==> flow/design.v <==
`timescale 1ns / 1ps
module mux_2x1_rtl(in_0, in_1, select, out);
	input	select;
	input in_0; 
	input in_1;
	output out;
	assign out = (in_0 && ~select) || (in_1 && select);
endmodule
`timescale 1ns / 1ps
module mux_4x1_behavioral(in_0, in_1, in_2, in_3, select, out);
	input in_0;
	input in_1;
	input in_2;
	input in_3;
	input [1:0] select;
	output out;
	reg out;
	always@(select, in_0, in_1, in_2, in_3)
	begin
		case(select)
			2'b00: out = in_0;
			2'b01: out = in_1;
			2'b10: out = in_2;
			2'b11: out = in_3;
		endcase
	end
endmodule
`timescale 1ns / 1ps
module bfa_gl(in_0, in_1, carry_in, result, carry_out);
	input in_0, in_1, carry_in;
	output result, carry_out;
	wire w_xor, w_and_0, w_and_1;
	xor X0(w_xor, in_0, in_1);
	xor X1(result, w_xor, carry_in);
	and A0(w_and_0, w_xor, carry_in);
	and A1(w_and_1, in_0, in_1);
	or O1(carry_out, w_and_0, w_and_1);
endmodule
`timescale 1ns / 1ps
module alu_bitslice(in_a, in_b, in_carry, in_control, out_carry, out_result);
	input in_a, in_b, in_carry;
	input [2:0] in_control;
	wire w_xor_b_c0, w_invert_a, w_and_a_b, w_or_a_b, w_sum, w_2x1;
	output out_result;
	output out_carry;
	xor (w_xor_b_c0, in_b, in_control[0]);
	or  (w_or_a_b, in_a, w_xor_b_c0);
	and (w_and_a_b, in_a, w_xor_b_c0);
	not (w_invert_a, in_a);
	bfa_gl bfa (in_a, w_xor_b_c0, in_carry, w_sum, out_carry);
	mux_2x1_rtl mux_2x1 (w_invert_a, w_xor_b_c0, in_control[0], w_2x1);
	mux_4x1_behavioral mux_4x1 (w_sum, w_or_a_b, w_and_a_b, w_2x1, in_control[2:1], out_result);
endmodule
`timescale 1ns / 1ps
module n_bit_alu(a_in, b_in, control_in, sum_out, carry_out, overflow_out, zero_out);
	parameter n = 8;
	input [7:0] a_in;
	input [7:0] b_in;
	input [2:0] control_in;
	output [7:0] sum_out; 
	output carry_out, overflow_out, zero_out;
	wire [8:0] carry;
	wire is_zero_out;
	and is_zero(is_zero_out, ~sum_out[0], ~sum_out[1], ~sum_out[2], ~sum_out[3], ~sum_out[4], ~sum_out[5], ~sum_out[6], ~sum_out[7]);
	genvar i;
	assign carry_out = carry[n];
	assign overflow_out = carry[n - 1] ^ carry[n];
	assign zero_out = is_zero_out;
	assign carry[0] = control_in[0];
	alu_bitslice adder(a_in[0], b_in[0], carry[0], control_in, carry[1], sum_out[0]); 
	generate 
		for (i = 1; i < n; i = i + 1)
			begin: aluBitGen
				alu_bitslice adder(a_in[i], b_in[i], carry[i], control_in, carry[i+1], sum_out[i]);
			end
	endgenerate
endmodule
`timescale 1ns / 1ps
module acc_cpu(
	input clk,
	input rst,
	output [7:0] imem_addr,
	input [15:0] imem_rdata,
	output reg dmem_req,
	output reg dmem_we,
	output reg [7:0] dmem_addr,
	output [7:0] dmem_wdata,
	input dmem_ack,
	input [7:0] dmem_rdata,
	input [7:0] in_data,
	input in_valid,
	output in_ready,
	output [7:0] out_data,
	output out_valid,
	input out_ready,
	output halted,
	output [7:0] acc,
	output flag_c,
	output flag_z,
	output flag_v
);
parameter S_F0 = 4'd0;    
parameter S_F1 = 4'd1;    
parameter S_DEC = 4'd2;   
parameter S_IND = 4'd3;   
parameter S_MEM = 4'd4;   
parameter S_EX = 4'd5;    
parameter S_ST = 4'd6;    
parameter S_MUL = 4'd7;   
parameter S_DIV = 4'd8;   
parameter S_DIVW = 4'd9;  
parameter S_IN = 4'd10;   
parameter S_OUT = 4'd11;  
parameter S_NX = 4'd12;   
parameter S_HLT = 4'd13;  
reg [3:0] state;
reg [7:0] pc, npc;
reg [15:0] ir;
reg [7:0] ACC;
reg C, Z, V;
reg [7:0] mdata;
reg [7:0] JSRaddrReg;
reg [7:0] InteruptAdrReg;
reg [3:0] HVPIReg;
reg [7:0] MULreg, MULreg2;
reg [7:0] DIVreg;
reg ev_ov, ev_bi, ev_ba;
wire [4:0] op = ir[15:11];
wire [2:0] mode = ir[10:8];
wire [7:0] imm = ir[7:0];
wire is_alu = (op[4:3] == 2'b00);
wire is_ld = (op == 5'b01000);
wire is_st = (op == 5'b01001);
wire is_shl = (op == 5'b01010);
wire is_shr = (op == 5'b01011);
wire is_in = (op == 5'b01100);
wire is_out = (op == 5'b01101);
wire is_hlt = (op == 5'b01110);
wire is_hv = (op == 5'b01111);
wire is_mul = (op == 5'b11000);
wire is_div = (op == 5'b11001);
wire is_br = (op == 5'b11010);
wire is_bz = (op == 5'b11011);
wire is_jsr = (op == 5'b11100);
wire is_rts = (op == 5'b11101);
wire is_rti = (op == 5'b11110);
wire is_bad = (op[4:3] == 2'b10) || (op == 5'b11111);
wire bad_mode = (is_alu || is_ld) && (mode > 3'd2);
reg [7:0] alu_b;
reg [2:0] alu_ctl;
wire [7:0] alu_out;
wire alu_c, alu_v, alu_z;
n_bit_alu ALU(ACC, alu_b, alu_ctl, alu_out, alu_c, alu_v, alu_z);
always @(*) begin
	alu_b = (mode == 3'd0) ? imm : mdata;
	alu_ctl = op[2:0];
	if (state == S_MUL) begin
		alu_b = MULreg2;
		alu_ctl = 3'b000;
	end else if (state == S_DIV) begin
		alu_b = imm;
		alu_ctl = 3'b001;
	end
end
wire ovf_en = (HVPIReg == 4'b0000) || HVPIReg[0];
wire bi_en = (HVPIReg == 4'b0000) || HVPIReg[1];
wire ba_en = (HVPIReg == 4'b0000) || HVPIReg[2];
assign imem_addr = pc;
assign dmem_wdata = ACC;
assign in_ready = (state == S_IN);
assign out_valid = (state == S_OUT);
assign out_data = ACC;
assign halted = (state == S_HLT);
assign acc = ACC;
assign flag_c = C;
assign flag_z = Z;
assign flag_v = V;
always @(posedge clk) begin
	if (rst) begin
		state <= S_F0;
		pc <= 8'd0;
		npc <= 8'd0;
		ir <= 16'd0;
		ACC <= 8'd0;
		C <= 1'b0;
		Z <= 1'b0;
		V <= 1'b0;
		mdata <= 8'd0;
		JSRaddrReg <= 8'd0;
		InteruptAdrReg <= 8'd0;
		HVPIReg <= 4'd0;
		MULreg <= 8'd0;
		MULreg2 <= 8'd0;
		DIVreg <= 8'd0;
		ev_ov <= 1'b0;
		ev_bi <= 1'b0;
		ev_ba <= 1'b0;
		dmem_req <= 1'b0;
		dmem_we <= 1'b0;
		dmem_addr <= 8'd0;
	end else begin
		case (state)
		S_F0: begin
			ev_ov <= 1'b0;
			ev_bi <= 1'b0;
			ev_ba <= 1'b0;
			state <= S_F1;
		end
		S_F1: begin
			ir <= imem_rdata;
			state <= S_DEC;
		end
		S_DEC: begin
			npc <= pc + 8'd1;
			if (bad_mode) begin
				ev_ba <= 1'b1;
				state <= S_NX;
			end else if (is_bad) begin
				ev_bi <= 1'b1;
				state <= S_NX;
			end else if ((is_alu || is_ld) && mode == 3'd1) begin
				dmem_req <= 1'b1;
				dmem_we <= 1'b0;
				dmem_addr <= imm;
				state <= S_MEM;
			end else if ((is_alu || is_ld) && mode == 3'd2) begin
				dmem_req <= 1'b1;
				dmem_we <= 1'b0;
				dmem_addr <= imm;
				state <= S_IND;
			end else if (is_alu || is_ld) begin
				state <= S_EX;
			end else if (is_st) begin
				dmem_req <= 1'b1;
				dmem_we <= 1'b1;
				dmem_addr <= imm;
				state <= S_ST;
			end else if (is_mul) begin
				MULreg <= imm;
				MULreg2 <= ACC;
				state <= S_MUL;
			end else if (is_div) begin
				if (imm == 8'd0) begin
					ACC <= 8'hff;
					state <= S_NX;
				end else begin
					DIVreg <= 8'd0;
					state <= S_DIV;
				end
			end else if (is_in) begin
				state <= S_IN;
			end else if (is_out) begin
				state <= S_OUT;
			end else if (is_hlt) begin
				state <= S_HLT;
			end else begin
				if (is_shl) ACC <= {ACC[6:0], 1'b0};
				if (is_shr) ACC <= {1'b0, ACC[7:1]};
				if (is_hv) HVPIReg <= imm[3:0];
				if (is_br || (is_bz && Z)) npc <= imm;
				if (is_jsr) begin
					JSRaddrReg <= pc + 8'd1;
					npc <= imm;
				end
				if (is_rts) npc <= JSRaddrReg;
				if (is_rti) npc <= InteruptAdrReg;
				state <= S_NX;
			end
		end
		S_IND: begin
			if (dmem_ack) begin
				dmem_req <= 1'b0;
				dmem_addr <= dmem_rdata;
				state <= S_MEM;
			end else if (!dmem_req) begin
				dmem_req <= 1'b1;
			end
		end
		S_MEM: begin
			if (dmem_ack) begin
				dmem_req <= 1'b0;
				mdata <= dmem_rdata;
				state <= S_EX;
			end else begin
				dmem_req <= 1'b1;
			end
		end
		S_EX: begin
			if (is_ld) begin
				ACC <= (mode == 3'd0) ? imm : mdata;
			end else begin
				ACC <= alu_out;
				C <= alu_c;
				Z <= alu_z;
				V <= alu_v;
				ev_ov <= alu_v;
			end
			state <= S_NX;
		end
		S_ST: begin
			if (dmem_ack) begin
				dmem_req <= 1'b0;
				dmem_we <= 1'b0;
				state <= S_NX;
			end
		end
		S_MUL: begin
			ACC <= alu_out;
			MULreg <= MULreg - 8'd1;
			if (MULreg == 8'd2) state <= S_NX;
		end
		S_DIV: begin
			if (alu_c) begin
				ACC <= alu_out;
				DIVreg <= DIVreg + 8'd1;
			end else begin
				state <= S_DIVW;
			end
		end
		S_DIVW: begin
			ACC <= DIVreg;
			state <= S_NX;
		end
		S_IN: begin
			if (in_valid) begin
				ACC <= in_data;
				state <= S_NX;
			end
		end
		S_OUT: begin
			if (out_ready) state <= S_NX;
		end
		S_NX: begin
			if (ev_ov && ovf_en) begin
				InteruptAdrReg <= npc;
				pc <= 8'd100;
			end else if (ev_bi && bi_en) begin
				InteruptAdrReg <= npc;
				pc <= 8'd110;
			end else if (ev_ba && ba_en) begin
				InteruptAdrReg <= npc;
				pc <= 8'd120;
			end else begin
				pc <= npc;
			end
			state <= S_F0;
		end
		S_HLT: begin
		end
		default: state <= S_F0;
		endcase
	end
end
endmodule
# Tool chain data of acc_cpu
# Tool output for the design above before and after an edit, in the order of the flow.
# Lines under "before" count in the file above, lines under "after" in the edited file.
# "delta": "after" minus "before" as printed here. "change_rel_pct": 100 x difference / "before".
# Operators: Yosys type, input widths -> output width; for muxes data width and select width s.
# Library cell names are shortened.
# The mark -- stands for no value.
[inputs] top="acc_cpu" clock="clk" library="sky130hd" lib_corner="tt_025C_1v80"

# The edit
# Unified diff, file above to edited file.
# The edited RTL no longer does the same as the RTL above: the edit was made by script, with no optimisation intended.
# begin of diff
@@ -80,5 +80,5 @@
 	input clk,
 	input rst,
-	output [7:0] imem_addr,
+	output [7:0] imem_addr_pin,
 	input [15:0] imem_rdata,
 	output reg dmem_req,
@@ -100,4 +100,8 @@
 	output flag_v
 );
+wire [7:0] imem_addr;
+reg [7:0] imem_addr_ff;
+always @(posedge clk) imem_addr_ff <= imem_addr;
+assign imem_addr_pin = imem_addr_ff;
 parameter S_F0 = 4'd0;    
 parameter S_F1 = 4'd1;    
# end of diff

# Word-level counts
# Yosys after proc, flatten, opt, wreduce and memory -nomap, before mapping. Memory bits, and registers merged into a memory's read port (data or address), are not among the register bits. Print and check cells are not counted. Equal cells are merged and count once.
[op_classes] element="logic" before=94 after=94 delta=0 change_rel_pct=0.00
[op_classes] element="muxes" before=120 after=120 delta=0 change_rel_pct=0.00
[op_classes] element="add_sub_neg" before=3 after=3 delta=0 change_rel_pct=0.00
[op_classes] element="reduce_and_logical" before=70 after=70 delta=0 change_rel_pct=0.00
[op_classes] element="compare" before=1 after=1 delta=0 change_rel_pct=0.00
[op_classes] element="n_eq" before=64 after=64 delta=0 change_rel_pct=0.00
[ops] cell="$mux 8" before=65 after=65 delta=0 change_rel_pct=0.00
[ops] cell="$not 1->1" before=30 after=30 delta=0 change_rel_pct=0.00
[ops] cell="$xor 1x1->1" before=25 after=25 delta=0 change_rel_pct=0.00
[ops] cell="$and 1x1->1" before=23 after=23 delta=0 change_rel_pct=0.00
[ops] cell="$logic_and 1x1->1" before=23 after=23 delta=0 change_rel_pct=0.00
[ops] cell="$ne 2x2->1 const B" before=20 after=20 delta=0 change_rel_pct=0.00
[ops] cell="$mux 1" before=17 after=17 delta=0 change_rel_pct=0.00
[ops] cell="$or 1x1->1" before=16 after=16 delta=0 change_rel_pct=0.00
[ops] cell="$logic_or 1x1->1" before=14 after=14 delta=0 change_rel_pct=0.00
[ops] cell="$mux 4" before=14 after=14 delta=0 change_rel_pct=0.00
[ops] cell="$eq 5x4->1 const B" before=8 after=8 delta=0 change_rel_pct=0.00
[ops] cell="$eq 5x5->1 const B" before=8 after=8 delta=0 change_rel_pct=0.00
[ops] cell="$pmux 1 s4" before=8 after=8 delta=0 change_rel_pct=0.00
[ops] cell="$eq 4x4->1 const B" before=6 after=6 delta=0 change_rel_pct=0.00
[ops] cell="$mux 3" before=6 after=6 delta=0 change_rel_pct=0.00
[ops] cell="$reduce_bool 2->1" before=6 after=6 delta=0 change_rel_pct=0.00
[ops] cell="$reduce_and 2->1" before=5 after=5 delta=0 change_rel_pct=0.00
[ops] cell="$eq 4x3->1 const B" before=4 after=4 delta=0 change_rel_pct=0.00
[ops] cell="$ne 3x3->1 const B" before=4 after=4 delta=0 change_rel_pct=0.00
[ops] cell="$pmux 1 s2" before=4 after=4 delta=0 change_rel_pct=0.00
[ops] cell="$eq 2x2->1 const B" before=3 after=3 delta=0 change_rel_pct=0.00
[ops] cell="$ne 4x4->1 const B" before=3 after=3 delta=0 change_rel_pct=0.00
[ops] cell="$pmux 8 s2" before=3 after=3 delta=0 change_rel_pct=0.00
[ops] cell="$reduce_and 6->1" before=3 after=3 delta=0 change_rel_pct=0.00
[ops] cell="$reduce_and 8->1" before=3 after=3 delta=0 change_rel_pct=0.00
[ops] cell="$add 8x1->8 const B" before=2 after=2 delta=0 change_rel_pct=0.00
[ops] cell="$eq 4x2->1 const B" before=2 after=2 delta=0 change_rel_pct=0.00
[ops] cell="$logic_not 2->1" before=2 after=2 delta=0 change_rel_pct=0.00
# The list need not be complete.
[bits] element="wordCells" before=373 after=374 delta=1 change_rel_pct=0.27
[bits] element="ff_bits" before=112 after=120 delta=8 change_rel_pct=7.14
[bits] element="inputBits" before=37 after=37 delta=0 change_rel_pct=0.00
[bits] element="output_inout_bits" before=48 after=48 delta=0 change_rel_pct=0.00

# Depth
# Depth = most cells in a row (Yosys ltp): at word level without a register or memory, in the mapped netlist without a sequential cell, where the memories' decode and read muxes count.
[depth] element="word_depth" before=25 after=25 delta=0 change_rel_pct=0.00
[depth] element="ABC_AREA" before="0" after="0"
[depth] element="ltp_mapped" before=22 after=19 delta=-3 change_rel_pct=-13.64
[depth] element="mapped_depth_nobuf" before=19 after=18 delta=-1 change_rel_pct=-5.26

# Synthesis result
# Yosys stat after the flow's synthesis: flattened, memories mapped to cells. It holds for the ABC_AREA given above (unset counts as 0); a run with the other value may have another netlist.
[types] cell_type="a211oi_1" before=15 after=34 delta=19 change_rel_pct=126.67
[types] cell_type="mux2i_1" before=52 after=43 delta=-9 change_rel_pct=-17.31
[types] cell_type="o22ai_1" before=15 after=6 delta=-9 change_rel_pct=-60.00
[types] cell_type="dfxtp_1" before=122 after=130 delta=8 change_rel_pct=6.56
[types] cell_type="nor4_1" before=2 after=10 delta=8 change_rel_pct=400.00
[types] cell_type="mux2_2" before=10 after=3 delta=-7 change_rel_pct=-70.00
[types] cell_type="and2_1" before=4 after=11 delta=7 change_rel_pct=175.00
[types] cell_type="o21ai_0" before=35 after=41 delta=6 change_rel_pct=17.14
[types] cell_type="nand3_1" before=27 after=33 delta=6 change_rel_pct=22.22
[types] cell_type="and3_1" before=11 after=5 delta=-6 change_rel_pct=-54.55
[types] cell_type="xor2_1" before=11 after=5 delta=-6 change_rel_pct=-54.55
[types] cell_type="o21ai_1" before=5 after=11 delta=6 change_rel_pct=120.00
[types] cell_type="a311oi_1" before=6 after=1 delta=-5 change_rel_pct=-83.33
[types] cell_type="nor2_1" before=125 after=129 delta=4 change_rel_pct=3.20
[types] cell_type="a21oi_1" before=69 after=65 delta=-4 change_rel_pct=-5.80
[types] cell_type="nand2_1" before=69 after=73 delta=4 change_rel_pct=5.80
[types] cell_type="buf_4" before=26 after=30 delta=4 change_rel_pct=15.38
[types] cell_type="or2_2" before=2 after=6 delta=4 change_rel_pct=200.00
# The list need not be complete.
[mapped] element="cells" before=912 after=964 delta=52 change_rel_pct=5.70
[mapped] element="n_buf" before=86 after=90 delta=4 change_rel_pct=4.65
[mapped] element="ffs" before=122 after=130 delta=8 change_rel_pct=6.56
[mapped] element="mapped_area_um2" before=7430.9 after=7795.0 delta=364.1 change_rel_pct=4.90
[mapped] element="sequential_area_um2" before=2442.3 after=2602.5 delta=160.2 change_rel_pct=6.56
# The figures by module come from a second, unflattened synthesis with its own total; it is not the netlist above.
[unflattened] element="hier_cells" before=883 after=872 delta=-11 change_rel_pct=-1.25
[unflattened] element="area_unflattened_um2" before=7404.6 after=7398.3 delta=-6.3 change_rel_pct=-0.09
# Each row is one instance without its submodules.
[modules_before] module="acc_cpu" cells=823 area_um2=6716.4 n_inst=1
[modules_before] module="alu_bitslice" cells=4 area_um2=25.0 n_inst=8
[modules_before] module="mux_4x1_behavioral" cells=1 area_um2=22.5 n_inst=8
[modules_before] module="bfa_gl" cells=1 area_um2=20.0 n_inst=8
[modules_before] module="mux_2x1_rtl" cells=1 area_um2=15.0 n_inst=8
[modules_before] module="n_bit_alu" cells=4 area_um2=27.5 n_inst=1
[modules_after] module="acc_cpu" cells=812 area_um2=6710.2 n_inst=1
[modules_after] module="alu_bitslice" cells=4 area_um2=25.0 n_inst=8
[modules_after] module="mux_4x1_behavioral" cells=1 area_um2=22.5 n_inst=8
[modules_after] module="bfa_gl" cells=1 area_um2=20.0 n_inst=8
[modules_after] module="mux_2x1_rtl" cells=1 area_um2=15.0 n_inst=8
[modules_after] module="n_bit_alu" cells=4 area_um2=27.5 n_inst=1

# Path before layout
# Path of least setup slack by OpenSTA after synthesis, without wires, with an ideal clock, recovery checks aside; 20% of the period is set as input and as output delay. Where synthesis merged equal registers, the netlist keeps one of their names.
[synth_path] element="path_kind" before="register to register" after="register to register"
[synth_path] element="startpoint" before="reg ir[10]" after="reg ir[8]"
[synth_path] element="endpoint" before="reg ACC[4]" after="reg ACC[7]"
[synth_path] element="path_buffers" before=4 after=1 delta=-3 change_rel_pct=-75.00
[synth_path] element="path_slack_ns" before=1.525 after=1.689 delta=0.164
[synth_path] element="stages" before=23 after=19 delta=-4 change_rel_pct=-17.39
[synth_path] element="path_delay_ns" before=5.474 after=5.311 delta=-0.163 change_rel_pct=-2.98
[synth_path] element="tclk_ns" before=7.0 after=7.0 delta=0.0 change_rel_pct=0.00
[synth_path] element="t_first_pin_ns" before=0.000 after=0.000 delta=0.000
[synth_path] element="arrival_ns" before=5.337 after=5.246 delta=-0.091 change_rel_pct=-1.71
[synth_path] element="period_less_setup_slack_ns" before=5.475 after=5.311 delta=-0.164 change_rel_pct=-3.00
# "path_delay_ns" is the arrival time less input delay plus setup time.
# "stages" counts driving pins, that of a launching flip-flop among them; a cell with two outputs on the path counts twice.
# "period_less_setup_slack_ns" = period - worst setup slack (recovery checks aside). The figure is calculated, with input and output delays left at 20% of the set period.
# Between the ends stands the longest chain of elaborated cells between them, by number of cells; it is not shown to be the way that was timed. Of several equally long chains one is given.
# A line is the first line of the expression or statement that the cell stems from. Yosys adds cells for indexed reads and writes and turns some case tables into memories.
# At most two assigning lines are given for a register; there are more.
[synth_between_before] cell_sequence="dfxtp_1 buf_6 or3_4 buf_6 mux2i_1 xnor2_1 nor2_1 a21oi_1 mux2_2 fa_1 fa_1 fa_1 fa_1 fa_1 fa_1 inv_1 fa_1 a21oi_1 and3_1 buf_4 buf_6 nor2_1 a211oi_2" elab_chain_len=24
[synth_rtl_before] element="start, declared" line=118 rtl="reg [15:0] ir;"
[synth_rtl_before] element="start, assigned" line=183 rtl="ir <= 16'd0;"
[synth_rtl_before] element="start, assigned" line=210 rtl="ir <= imem_rdata;"
[synth_rtl_before] element="$logic_not 3->1" line=155 rtl="alu_b = (mode == 3'd0) ? imm : mdata;"
[synth_rtl_before] element="$mux 8" line=155
[synth_rtl_before] element="$mux 8" line=160 rtl="end else if (state == S_DIV) begin"
[synth_rtl_before] element="$mux 8" line=157 rtl="if (state == S_MUL) begin"
[synth_rtl_before] element="$xor 1x1->1" line=46 rtl="xor (w_xor_b_c0, in_b, in_control[0]);"
[synth_rtl_before] element="$xor 1x1->1" line=33 rtl="xor X0(w_xor, in_0, in_1);"
[synth_rtl_before] element="$and 1x1->1" line=35 rtl="and A0(w_and_0, w_xor, carry_in);"
[synth_rtl_before] element="[10 not listed]"
[synth_rtl_before] element="$or 1x1->1" line=37 rtl="or O1(carry_out, w_and_0, w_and_1);"
[synth_rtl_before] element="$and 1x1->1" line=35
[synth_rtl_before] element="$or 1x1->1" line=37
[synth_rtl_before] element="$and 1x1->1" line=35
[synth_rtl_before] element="$or 1x1->1" line=37
[synth_rtl_before] element="$mux 8" line=313 rtl="if (alu_c) begin"
[synth_rtl_before] element="$pmux 8 s6" line=202 rtl="case (state)"
[synth_rtl_before] element="end, assigned" line=257 rtl="if (is_shl) ACC <= {ACC[6:0], 1'b0};"
[synth_rtl_before] element="end, assigned" line=258 rtl="if (is_shr) ACC <= {1'b0, ACC[7:1]};"
[synth_rtl_before] element="end, declared" line=119 rtl="reg [7:0] ACC;"
[synth_between_after] cell_sequence="dfxtp_1 buf_4 or3_1 a21oi_1 o31a_1 o21ai_1 fa_1 fa_1 fa_1 fa_1 fa_1 fa_1 inv_1 fa_1 a22oi_1 o221ai_2 o2111ai_1 mux2i_1 nor2_1" elab_chain_len=24
[synth_rtl_after] element="start, declared" line=122 rtl="reg [15:0] ir;"
[synth_rtl_after] element="start, assigned" line=187 rtl="ir <= 16'd0;"
[synth_rtl_after] element="start, assigned" line=214 rtl="ir <= imem_rdata;"
[synth_rtl_after] element="$logic_not 3->1" line=159 rtl="alu_b = (mode == 3'd0) ? imm : mdata;"
[synth_rtl_after] element="$mux 8" line=159
[synth_rtl_after] element="$mux 8" line=164 rtl="end else if (state == S_DIV) begin"
[synth_rtl_after] element="$mux 8" line=161 rtl="if (state == S_MUL) begin"
[synth_rtl_after] element="$xor 1x1->1" line=46 rtl="xor (w_xor_b_c0, in_b, in_control[0]);"
[synth_rtl_after] element="$xor 1x1->1" line=33 rtl="xor X0(w_xor, in_0, in_1);"
[synth_rtl_after] element="$and 1x1->1" line=35 rtl="and A0(w_and_0, w_xor, carry_in);"
[synth_rtl_after] element="[10 not listed]"
[synth_rtl_after] element="$or 1x1->1" line=37 rtl="or O1(carry_out, w_and_0, w_and_1);"
[synth_rtl_after] element="$and 1x1->1" line=35
[synth_rtl_after] element="$or 1x1->1" line=37
[synth_rtl_after] element="$xor 1x1->1" line=34 rtl="xor X1(result, w_xor, carry_in);"
[synth_rtl_after] element="$pmux 1 s4" line=20 rtl="case(select)"
[synth_rtl_after] element="$mux 8" line=317 rtl="if (alu_c) begin"
[synth_rtl_after] element="$pmux 8 s6" line=206 rtl="case (state)"
[synth_rtl_after] element="end, assigned" line=261 rtl="if (is_shl) ACC <= {ACC[6:0], 1'b0};"
[synth_rtl_after] element="end, assigned" line=262 rtl="if (is_shr) ACC <= {1'b0, ACC[7:1]};"
[synth_rtl_after] element="end, declared" line=123 rtl="reg [7:0] ACC;"

# Timing after layout
# From the final timing report of the runs of pair 1: the path of least setup slack in the routed layout; clock arrival at registers is part of the times.
[layout_path] element="path_kind" before="register to register" after="register to register"
[layout_path] element="startpoint" before="reg ir[8]" after="reg state"
[layout_path] element="endpoint" before="reg ACC[7]" after="reg ACC[7]"
[layout_path] element="tclk_ns" before=7.0 after=7.0 delta=0.0 change_rel_pct=0.00
[layout_path] element="t_first_pin_ns" before=0.42 after=0.43 delta=0.01 change_rel_pct=2.38
[layout_path] element="path_slack_ns" before=1.10 after=1.21 delta=0.11
[layout_path] element="arrival_ns" before=6.24 after=6.16 delta=-0.08 change_rel_pct=-1.28
[layout_path] element="stages" before=17 after=17 delta=0 change_rel_pct=0.00
[layout_path] element="path_buffers" before=0 after=0 delta=0
# Where an end lacks its bit number, it is one bit of the signal, or one of the new flip-flops if synthesis recoded a state register.
# Between the ends stands the longest chain of elaborated cells between them, by number of cells; it is not shown to be the way that was timed. Of several equally long chains one is given.
# At most two assigning lines are given for a register; there are more.
[layout_between_before] cell_sequence="dfxtp_1 or3_4 a311oi_2 o21ai_0 mux2_2 fa_1 fa_1 fa_1 fa_1 fa_1 fa_1 inv_1 fa_1 a21oi_1 and3_1 and4_1 nor3_1" elab_chain_len=24
[layout_rtl_before] element="start, declared" line=118 rtl="reg [15:0] ir;"
[layout_rtl_before] element="start, assigned" line=183 rtl="ir <= 16'd0;"
[layout_rtl_before] element="start, assigned" line=210 rtl="ir <= imem_rdata;"
[layout_rtl_before] element="$logic_not 3->1" line=155 rtl="alu_b = (mode == 3'd0) ? imm : mdata;"
[layout_rtl_before] element="$mux 8" line=155
[layout_rtl_before] element="$mux 8" line=160 rtl="end else if (state == S_DIV) begin"
[layout_rtl_before] element="$mux 8" line=157 rtl="if (state == S_MUL) begin"
[layout_rtl_before] element="$xor 1x1->1" line=46 rtl="xor (w_xor_b_c0, in_b, in_control[0]);"
[layout_rtl_before] element="$xor 1x1->1" line=33 rtl="xor X0(w_xor, in_0, in_1);"
[layout_rtl_before] element="$and 1x1->1" line=35 rtl="and A0(w_and_0, w_xor, carry_in);"
[layout_rtl_before] element="[10 not listed]"
[layout_rtl_before] element="$or 1x1->1" line=37 rtl="or O1(carry_out, w_and_0, w_and_1);"
[layout_rtl_before] element="$and 1x1->1" line=35
[layout_rtl_before] element="$or 1x1->1" line=37
[layout_rtl_before] element="$xor 1x1->1" line=34 rtl="xor X1(result, w_xor, carry_in);"
[layout_rtl_before] element="$pmux 1 s4" line=20 rtl="case(select)"
[layout_rtl_before] element="$mux 8" line=313 rtl="if (alu_c) begin"
[layout_rtl_before] element="$pmux 8 s6" line=202 rtl="case (state)"
[layout_rtl_before] element="end, assigned" line=257 rtl="if (is_shl) ACC <= {ACC[6:0], 1'b0};"
[layout_rtl_before] element="end, assigned" line=258 rtl="if (is_shr) ACC <= {1'b0, ACC[7:1]};"
[layout_rtl_before] element="end, declared" line=119 rtl="reg [7:0] ACC;"
[layout_between_after] cell_sequence="dfxtp_1 o311ai_1 o21ai_0 o22ai_1 fa_1 fa_1 fa_1 fa_1 fa_1 fa_1 inv_1 fa_1 a22oi_1 o221ai_2 o2111ai_1 mux2i_1 nor2_1"
[layout_rtl_after] element="start, declared" line=120 rtl="reg [3:0] state;"
[layout_rtl_after] element="start, assigned" line=184 rtl="state <= S_F0;"
[layout_rtl_after] element="start, assigned" line=211 rtl="state <= S_F1;"
[layout_rtl_after] element="end, assigned" line=261 rtl="if (is_shl) ACC <= {ACC[6:0], 1'b0};"
[layout_rtl_after] element="end, assigned" line=262 rtl="if (is_shr) ACC <= {1'b0, ACC[7:1]};"
[layout_rtl_after] element="end, declared" line=123 rtl="reg [7:0] ACC;"
# after: No chain of elaborated cells between the ends is given.

# Measured runs
# Both versions went through the flow (Yosys, OpenROAD) with the same settings in each pair. Constraints: input delay and output delay 20% of the set period each, output load 0.01 pF.
[settings_pair_1] CORE_UTILIZATION=40 PLACE_DENSITY=0.6 period_ns=7.0 CAP_MARGIN=20 CORE_MARGIN=2 SLEW_MARGIN=20
[measured_pair_1] element="die_um2" before=19684.1 after=20619.5 delta=935.4 change_rel_pct=4.75
[measured_pair_1] element="util_pct" before=48.6 after=47.3 delta=-1.3
[measured_pair_1] element="finalCellArea_um2" before=8780.9 after=9122.5 delta=341.6 change_rel_pct=3.89
[measured_pair_1] element="yosys_chip_area_um2" before=7430.9 after=7795.0 delta=364.1 change_rel_pct=4.90
[measured_pair_1] element="setup_ws_ns" before=1.101 after=1.208 delta=0.107
[measured_pair_1] element="totalPower_mw" before=1.855 after=1.875 delta=0.020 change_rel_pct=1.08
[measured_pair_1] element="final_hold_ws_ns" before=0.454 after=0.398 delta=-0.056
[measured_pair_1] element="tns_setup_ns" before=0.000 after=0.000 delta=0.000
[measured_pair_1] element="period_reached_ns" before=5.899 after=5.792 delta=-0.107 change_rel_pct=-1.81
[settings_pair_2] CAP_MARGIN=15 CELL_PAD_IN_SITES_DETAIL_PLACEMENT=0 CELL_PAD_IN_SITES_GLOBAL_PLACEMENT=0 CORE_ASPECT_RATIO=1.26 CORE_UTILIZATION=24 CTS_CLUSTER_DIAMETER=86 CTS_CLUSTER_SIZE=93 GPL_ROUTABILITY_DRIVEN=0 GPL_TIMING_DRIVEN=0 MAX_ROUTING_LAYER="met4" PLACE_DENSITY_LB_ADDON=0.19 SETUP_SLACK_MARGIN=1.76 SLEW_MARGIN=15 period_ns=8.6 CORE_MARGIN=2
[measured_pair_2] element="die_um2" before=32394.5 after=33945.8 delta=1551.3 change_rel_pct=4.79
[measured_pair_2] element="util_pct" before=30.5 after=30.3 delta=-0.2
[measured_pair_2] element="finalCellArea_um2" before=9349.0 after=9773.1 delta=424.1 change_rel_pct=4.54
[measured_pair_2] element="yosys_chip_area_um2" before=7430.9 after=7795.0 delta=364.1 change_rel_pct=4.90
[measured_pair_2] element="setup_ws_ns" before=2.329 after=2.227 delta=-0.102
[measured_pair_2] element="totalPower_mw" before=1.526 after=1.626 delta=0.100 change_rel_pct=6.55
[measured_pair_2] element="final_hold_ws_ns" before=0.464 after=0.398 delta=-0.066
[measured_pair_2] element="tns_setup_ns" before=0.000 after=0.000 delta=0.000
[measured_pair_2] element="period_reached_ns" before=6.271 after=6.373 delta=0.102 change_rel_pct=1.63
# "period_reached_ns" means the clock period less the worst setup slack. The figure is calculated, with input and output delays left at 20% of the set period.
# "totalPower_mw" is the tool's figure for a default switching activity; nothing was simulated.
